==> flow/design.v <==
module enc_bundler(
	input wire 						bundling_features,
    input wire [617-1:0]	bits_to_bundle,
    output wire 					thresholded_bit
    );
	localparam integer ENCODING_BIT_THR = 6;
    logic [1:0] tree_add_lvl_0	[0:307];
    wire  [2:0] tree_add_lvl_1	[0:153];
    wire  [3:0] tree_add_lvl_2	[0:76];
    wire  [4:0] tree_add_lvl_3	[0:38];
    wire  [5:0] tree_add_lvl_4	[0:18];
    wire  [6:0] tree_add_lvl_5	[0:9];
    wire  [7:0] tree_add_lvl_6	[0:4];
    wire  [8:0] tree_add_lvl_7	[0:1];
    wire  [9:0] tree_add_lvl_8;
    wire  [9:0] accumulated_sum;
	always_comb begin
			for (int i = 0; i < 308; i++ ) begin
			  tree_add_lvl_0[i] = bits_to_bundle[2*i] + bits_to_bundle[(2*i)+1];
			end
	end
    for (genvar i = 0; i < 154; i++ ) begin
      assign tree_add_lvl_1[i] = tree_add_lvl_0[2*i] + tree_add_lvl_0[(2*i)+1];
    end
    for (genvar i = 0; i < 77; i++ ) begin
      assign tree_add_lvl_2[i] = tree_add_lvl_1[2*i] + tree_add_lvl_1[(2*i)+1];
    end
    for (genvar i = 0; i < 38; i++ ) begin
      assign tree_add_lvl_3[i] = tree_add_lvl_2[2*i] + tree_add_lvl_2[(2*i)+1];
    end
    assign tree_add_lvl_3[38] = tree_add_lvl_2[76] + bits_to_bundle[616];
    for (genvar i = 0; i < 19; i++ ) begin
      assign tree_add_lvl_4[i] = tree_add_lvl_3[2*i] + tree_add_lvl_3[(2*i)+1];
    end
    for (genvar i = 0; i < 9; i++ ) begin
      assign tree_add_lvl_5[i] = tree_add_lvl_4[2*i] + tree_add_lvl_4[(2*i)+1];
    end
    assign tree_add_lvl_5[9] = tree_add_lvl_4[18] + tree_add_lvl_3[38];
    for (genvar i = 0; i < 5; i++ ) begin
      assign tree_add_lvl_6[i] = tree_add_lvl_5[2*i] + tree_add_lvl_5[(2*i)+1];
    end
    for (genvar i = 0; i < 2; i++ ) begin
      assign tree_add_lvl_7[i] = tree_add_lvl_6[2*i] + tree_add_lvl_6[(2*i)+1];
    end
    assign tree_add_lvl_8 = tree_add_lvl_7[0] + tree_add_lvl_7[1];
    assign accumulated_sum = tree_add_lvl_8 + tree_add_lvl_6[4]; 
    assign thresholded_bit = (accumulated_sum > ENCODING_BIT_THR) ? 1'b1 : 1'b0;
endmodule  
module enc_bundler_top(
	input  wire 						clk,
	input  wire 						nrst,
	input  wire 						bundling_features,
	input  wire [617-1:0]	bits_to_bundle,
	output logic 						encoded_bit
	);
	wire thresholded_bit;
	enc_bundler ENC_BUNDLER(
		.bundling_features					(bundling_features),
		.bits_to_bundle						(bits_to_bundle),
		.thresholded_bit					(thresholded_bit)
	);
	always_ff @(posedge clk or negedge nrst) begin
		if (!nrst) begin
			encoded_bit <= 1'b0;
		end
		else if (bundling_features) begin
			encoded_bit <= thresholded_bit;
		end
		else begin
			encoded_bit <= encoded_bit;
		end
	end
endmodule
Reports on enc_bundler_top --
What the tools print for enc_bundler_top, step after step. Lines are those of the file above, counted from 1. Operators: Yosys type, input widths -> output width; for muxes data width and select width s. The mark - stands for no value.
Inputs: top module enc_bundler_top, clock port clk, standard-cell library sky130hd, corner tt_025C_1v80

Elaborated design --
Counts by Yosys on the flattened word-level netlist (proc, flatten, opt, wreduce). Print and check cells are left out. Cells with the same type and inputs are merged into one.
Storage and ports: flip-flop bits (word level) 1, input port bits 620, word-level cells 619, output and inout port bits 1
Cells by class: magnitude comparators 1, $add $sub $neg 616, mux-type cells 1
Operators with widths (count):
- $add 1x1->2 | 308
- $add 2x2->3 | 154
- $add 3x3->4 | 77
- $add 4x4->5 | 38
- $add 5x5->6 | 19
- $add 6x6->7 | 9
- $add 7x7->8 | 5
- $add 8x8->9 | 2
- $gt 10x3->1 const B | 1
- $add 10x8->10 | 1
- $add 9x9->10 | 1
- $add 6x5->7 | 1
- $add 4x1->5 | 1
- $mux 1 | 1

Longest topological paths --
Longest topological path by Yosys (ltp), each cell counted once; first at word level (registers and memories cut), then after technology mapping (sequential cells cut; the memories' decode and read muxes count).
Logic depth: depth in word-level cells 12, ABC_AREA 0, depth in mapped cells 31

Netlist --
Yosys stat after the flow's synthesis: flattened, memories mapped to cells. It holds for the ABC_AREA given above (unset counts as 0); a run with the other value may have another netlist. The area totals of this step are shown rounded.
Cells by type:
- sky130_fd_sc_hd__fa_1 | count 599, area in all 1.2E+04 um2
- sky130_fd_sc_hd__inv_1 | count 938, area in all 3.52E+03 um2
- sky130_fd_sc_hd__ha_1 | count 78, area in all 975.936 um2
- sky130_fd_sc_hd__dfrtp_1 | count 1, area in all 25.024 um2
- sky130_fd_sc_hd__nor2_1 | count 6, area in all 22.522 um2
- sky130_fd_sc_hd__o21ai_0 | count 4, area in all 20.019 um2
- sky130_fd_sc_hd__o2111ai_1 | count 2, area in all 17.517 um2
- sky130_fd_sc_hd__a41oi_2 | count 1, area in all 16.266 um2
- sky130_fd_sc_hd__o41ai_2 | count 1, area in all 16.266 um2
- sky130_fd_sc_hd__a21oi_1 | count 3, area in all 15.014 um2
- sky130_fd_sc_hd__nand2_1 | count 4, area in all 15.014 um2
- sky130_fd_sc_hd__a211oi_2 | count 1, area in all 12.512 um2
- sky130_fd_sc_hd__nor2b_1 | count 2, area in all 12.512 um2
- sky130_fd_sc_hd__nor4_2 | count 1, area in all 12.512 um2
- sky130_fd_sc_hd__a221o_1 | count 1, area in all 10.01 um2
- sky130_fd_sc_hd__mux2i_1 | count 1, area in all 10.01 um2
- sky130_fd_sc_hd__o21ba_1 | count 1, area in all 10.01 um2
- sky130_fd_sc_hd__a221oi_1 | count 1, area in all 8.758 um2
Other cell types: 16; their cells: 16.
Synthesis totals: flip-flop cells 1, mapped area 17000 um2, standard cells after synthesis 1661, sequential area 25 um2, buffer cells 0
The figures by module come from a second, unflattened synthesis with its own total; it is not the netlist above.
Unflattened totals: cell total of the unflattened synthesis 1660, area total of the unflattened synthesis 17000 um2
Rows give one instance, submodules left out.
Modules:
- enc_bundler | cells 1658, sequential area 0.0 um2, instances 1, area 17000 um2
- enc_bundler_top | cells 2, sequential area 25 um2, instances 1, area 40 um2

Path before layout --
Path of least setup slack by OpenSTA after synthesis, without wires, with an ideal clock, recovery checks aside; 20% of the period is set as input and as output delay. Where synthesis merged equal registers, the netlist keeps one of their names.
Timing after synthesis: path kind input -> register, start input bits_to_bundle[443], end register encoded_bit, stages 31, data arrival time 10.714 ns, input delay 2.500 ns, clock period 12.5 ns, setup slack 1.647 ns, required time 12.361 ns, delay of the path 8.353 ns, launch time at the first pin 2.500 ns, period reached after synthesis 10.853 ns
"delay of the path" = arrival - input delay + setup time. "stages" counts driving pins, that of a launching flip-flop among them; a cell with two outputs on the path counts twice. "period reached after synthesis" is the clock period less the worst setup slack; recovery checks do not enter. This is arithmetic on one report: input and output delays are still those of the set period (20% each). Between the ends stands the longest chain of elaborated cells between them, by number of cells; it is not shown to be the way that was timed. Of several equally long chains one is given. Each line given opens the expression or statement behind the cell; cells for indexed reads and writes are added by Yosys, which also makes memories of some case tables. At most two assigning lines are given for a register; there are more.
On the way, after synthesis: cell sequence sky130_fd_sc_hd__fa_1 sky130_fd_sc_hd__inv_1 sky130_fd_sc_hd__fa_1 sky130_fd_sc_hd__inv_1 sky130_fd_sc_hd__fa_1 sky130_fd_sc_hd__inv_1 sky130_fd_sc_hd__fa_1 sky130_fd_sc_hd__inv_1 sky130_fd_sc_hd__fa_1 sky130_fd_sc_hd__inv_1 sky130_fd_sc_hd__fa_1 sky130_fd_sc_hd__fa_1 sky130_fd_sc_hd__inv_1 sky130_fd_sc_hd__fa_1 sky130_fd_sc_hd__inv_1 sky130_fd_sc_hd__fa_1 sky130_fd_sc_hd__inv_1 sky130_fd_sc_hd__fa_1 sky130_fd_sc_hd__inv_1 sky130_fd_sc_hd__fa_1 sky130_fd_sc_hd__fa_1 sky130_fd_sc_hd__fa_1 sky130_fd_sc_hd__inv_1 sky130_fd_sc_hd__fa_1 sky130_fd_sc_hd__inv_1 sky130_fd_sc_hd__fa_1 sky130_fd_sc_hd__and2b_1 sky130_fd_sc_hd__nor4b_1 sky130_fd_sc_hd__a221o_1 sky130_fd_sc_hd__nor4_2 sky130_fd_sc_hd__a41oi_2, cells in the longest elaborated chain 12, elaborated cells on any way between the ends 12, RTL lines with such cells 11, those cells by class add/sub (10); compare (1); mux (1)
Ends and longest elaborated chain, after synthesis:
- start, declared | RTL line 53 | input wire [617-1:0] bits_to_bundle,
- $add 1x1->2 | RTL line 19 | tree_add_lvl_0[i] = bits_to_bundle[2*i] + bits_to_bundle[(2*i)+1];
- $add 2x2->3 | RTL line 23 | assign tree_add_lvl_1[i] = tree_add_lvl_0[2*i] + tree_add_lvl_0[(2*i)+1];
- $add 3x3->4 | RTL line 26 | assign tree_add_lvl_2[i] = tree_add_lvl_1[2*i] + tree_add_lvl_1[(2*i)+1];
- $add 4x4->5 | RTL line 29 | assign tree_add_lvl_3[i] = tree_add_lvl_2[2*i] + tree_add_lvl_2[(2*i)+1];
- $add 5x5->6 | RTL line 33 | assign tree_add_lvl_4[i] = tree_add_lvl_3[2*i] + tree_add_lvl_3[(2*i)+1];
- $add 6x6->7 | RTL line 36 | assign tree_add_lvl_5[i] = tree_add_lvl_4[2*i] + tree_add_lvl_4[(2*i)+1];
- $add 7x7->8 | RTL line 40 | assign tree_add_lvl_6[i] = tree_add_lvl_5[2*i] + tree_add_lvl_5[(2*i)+1];
- $add 8x8->9 | RTL line 43 | assign tree_add_lvl_7[i] = tree_add_lvl_6[2*i] + tree_add_lvl_6[(2*i)+1];
- $add 9x9->10 | RTL line 45 | assign tree_add_lvl_8 = tree_add_lvl_7[0] + tree_add_lvl_7[1];
- $add 10x8->10 | RTL line 46 | assign accumulated_sum = tree_add_lvl_8 + tree_add_lvl_6[4];
- $gt 10x3->1 | RTL line 47 | assign thresholded_bit = (accumulated_sum > ENCODING_BIT_THR) ? 1'b1 : 1'b0;
- $mux 1 | RTL line 47
- end, assigned | RTL line 67 | encoded_bit <= thresholded_bit;
- end, assigned | RTL line 70 | encoded_bit <= encoded_bit;
- end, declared | RTL line 54 | output logic encoded_bit

Timing after layout --
Path of least setup slack in the final report of flow run A (OpenROAD, finished layout, wires in). Where an end is a register, its clock arrival counts in the times.
Timing after layout: path kind input -> register, start input bits_to_bundle[351], end register encoded_bit, data arrival time 10.52 ns, launch time at the first pin 1.44 ns, required time 7.06 ns, input delay 1.44 ns, setup slack -3.46 ns, stages 28, clock period 7.21 ns
Between the ends stands the longest chain of elaborated cells between them, by number of cells; it is not shown to be the way that was timed. Of several equally long chains one is given. At most two assigning lines are given for a register; there are more.
On the way, after layout: cell sequence sky130_fd_sc_hd__clkdlybuf4s50_1 sky130_fd_sc_hd__inv_1 sky130_fd_sc_hd__fa_2 sky130_fd_sc_hd__inv_2 sky130_fd_sc_hd__fa_2 sky130_fd_sc_hd__inv_1 sky130_fd_sc_hd__fa_1 sky130_fd_sc_hd__inv_1 sky130_fd_sc_hd__fa_1 sky130_fd_sc_hd__fa_1 sky130_fd_sc_hd__inv_1 sky130_fd_sc_hd__fa_1 sky130_fd_sc_hd__fa_1 sky130_fd_sc_hd__fa_2 sky130_fd_sc_hd__inv_1 sky130_fd_sc_hd__fa_1 sky130_fd_sc_hd__fa_1 sky130_fd_sc_hd__fa_1 sky130_fd_sc_hd__inv_1 sky130_fd_sc_hd__fa_1 sky130_fd_sc_hd__fa_1 sky130_fd_sc_hd__buf_4 sky130_fd_sc_hd__fa_2 sky130_fd_sc_hd__and2b_2 sky130_fd_sc_hd__nor4b_2 sky130_fd_sc_hd__a221o_1 sky130_fd_sc_hd__nor4_2 sky130_fd_sc_hd__a41oi_2, cells in the longest elaborated chain 12, elaborated cells on any way between the ends 12, RTL lines with such cells 11, those cells by class add/sub (10); compare (1); mux (1)
Ends and longest elaborated chain, after layout:
- start, declared | RTL line 53 | input wire [617-1:0] bits_to_bundle,
- $add 1x1->2 | RTL line 19 | tree_add_lvl_0[i] = bits_to_bundle[2*i] + bits_to_bundle[(2*i)+1];
- $add 2x2->3 | RTL line 23 | assign tree_add_lvl_1[i] = tree_add_lvl_0[2*i] + tree_add_lvl_0[(2*i)+1];
- $add 3x3->4 | RTL line 26 | assign tree_add_lvl_2[i] = tree_add_lvl_1[2*i] + tree_add_lvl_1[(2*i)+1];
- $add 4x4->5 | RTL line 29 | assign tree_add_lvl_3[i] = tree_add_lvl_2[2*i] + tree_add_lvl_2[(2*i)+1];
- $add 5x5->6 | RTL line 33 | assign tree_add_lvl_4[i] = tree_add_lvl_3[2*i] + tree_add_lvl_3[(2*i)+1];
- $add 6x6->7 | RTL line 36 | assign tree_add_lvl_5[i] = tree_add_lvl_4[2*i] + tree_add_lvl_4[(2*i)+1];
- $add 7x7->8 | RTL line 40 | assign tree_add_lvl_6[i] = tree_add_lvl_5[2*i] + tree_add_lvl_5[(2*i)+1];
- $add 8x8->9 | RTL line 43 | assign tree_add_lvl_7[i] = tree_add_lvl_6[2*i] + tree_add_lvl_6[(2*i)+1];
- $add 9x9->10 | RTL line 45 | assign tree_add_lvl_8 = tree_add_lvl_7[0] + tree_add_lvl_7[1];
- $add 10x8->10 | RTL line 46 | assign accumulated_sum = tree_add_lvl_8 + tree_add_lvl_6[4];
- $gt 10x3->1 | RTL line 47 | assign thresholded_bit = (accumulated_sum > ENCODING_BIT_THR) ? 1'b1 : 1'b0;
- $mux 1 | RTL line 47
- end, assigned | RTL line 67 | encoded_bit <= thresholded_bit;
- end, assigned | RTL line 70 | encoded_bit <= encoded_bit;
- end, declared | RTL line 54 | output logic encoded_bit

## Implementation results

Below are 2 stored runs of the flow (Yosys, OpenROAD; platform sky130hd) on enc_bundler_top, each with its settings and what was measured, unordered. Constraints: input delay and output delay 20% of the set period each, output load 0.01 pF.
"reached clock period": clock period set for the run, less the worst setup slack. It is reckoned from that one timing run; input and output delays stay at 20% of the period that was set.
Values from the reports are rounded here.

[flow run A] flow files
==> flow/run.sh <==
#!/bin/bash
# the make line also repeats the synthesis and layout settings of config.mk as NAME=value (left out here)
make -C /OpenROAD-flow-scripts/flow DESIGN_CONFIG=/design/flow/config.mk WORK_HOME=/design/flow/orfs CLKGATE_MAP_FILE= finish
==> flow/config.mk <==
export PLATFORM = sky130hd
export DESIGN_NAME = enc_bundler_top
export DESIGN_NICKNAME = enc_bundler_top
export VERILOG_FILES = /design/flow/design.v
export SDC_FILE = /design/flow/constraint.sdc
export NUM_CORES = 4
export LEC_CHECK = 0
export CAP_MARGIN = 5
export CELL_PAD_IN_SITES_DETAIL_PLACEMENT = 1
export CELL_PAD_IN_SITES_GLOBAL_PLACEMENT = 1
export CORE_MARGIN = 2
export CORE_UTILIZATION = 23
export GPL_ROUTABILITY_DRIVEN = 0
export MAX_ROUTING_LAYER = met5
export SETUP_SLACK_MARGIN = -0.14
export SLEW_MARGIN = 20
==> flow/constraint.sdc <==
create_clock -name core_clock -period 7.21 [get_ports {clk}]
set_input_delay 1.4420 -clock core_clock [delete_from_list [all_inputs] [get_ports {clk}]]
set_output_delay 1.4420 -clock core_clock [all_outputs]
set_load 0.01 [all_outputs]

[flow run A] result: Yosys chip area after synthesis 17000 um2; worst-case hold slack 0.60 ns; area inside the die boundary 75000 um2; area of the standard cells in the finished layout 24000 um2; reached clock period 10.667 ns; worst setup slack after layout -3.5 ns

[flow run B] flow files
==> flow/run.sh <==
#!/bin/bash
# the make line also repeats the synthesis and layout settings of config.mk as NAME=value (left out here)
make -C /OpenROAD-flow-scripts/flow DESIGN_CONFIG=/design/flow/config.mk WORK_HOME=/design/flow/orfs CLKGATE_MAP_FILE= finish
==> flow/config.mk <==
export PLATFORM = sky130hd
export DESIGN_NAME = enc_bundler_top
export DESIGN_NICKNAME = enc_bundler_top
export VERILOG_FILES = /design/flow/design.v
export SDC_FILE = /design/flow/constraint.sdc
export NUM_CORES = 4
export LEC_CHECK = 0
export CAP_MARGIN = 20
export CELL_PAD_IN_SITES_DETAIL_PLACEMENT = 1
export CELL_PAD_IN_SITES_GLOBAL_PLACEMENT = 1
export CORE_ASPECT_RATIO = 0.54
export CORE_MARGIN = 2
export CORE_UTILIZATION = 37
export CTS_CLUSTER_DIAMETER = 224
export GPL_ROUTABILITY_DRIVEN = 1
export GPL_TIMING_DRIVEN = 1
export MAX_ROUTING_LAYER = met5
export PLACE_DENSITY_LB_ADDON = 0.15
export SETUP_SLACK_MARGIN = 0.3
export SLEW_MARGIN = 30
export TNS_END_PERCENT = 95
==> flow/constraint.sdc <==
create_clock -name core_clock -period 12.5 [get_ports {clk}]
set_input_delay 2.5000 -clock core_clock [delete_from_list [all_inputs] [get_ports {clk}]]
set_output_delay 2.5000 -clock core_clock [all_outputs]
set_load 0.01 [all_outputs]

[flow run B] result: Yosys chip area after synthesis 17000 um2; worst-case hold slack 0.57 ns; area inside the die boundary 47000 um2; area of the standard cells in the finished layout 24000 um2; reached clock period 11.827 ns; worst setup slack after layout 0.67 ns
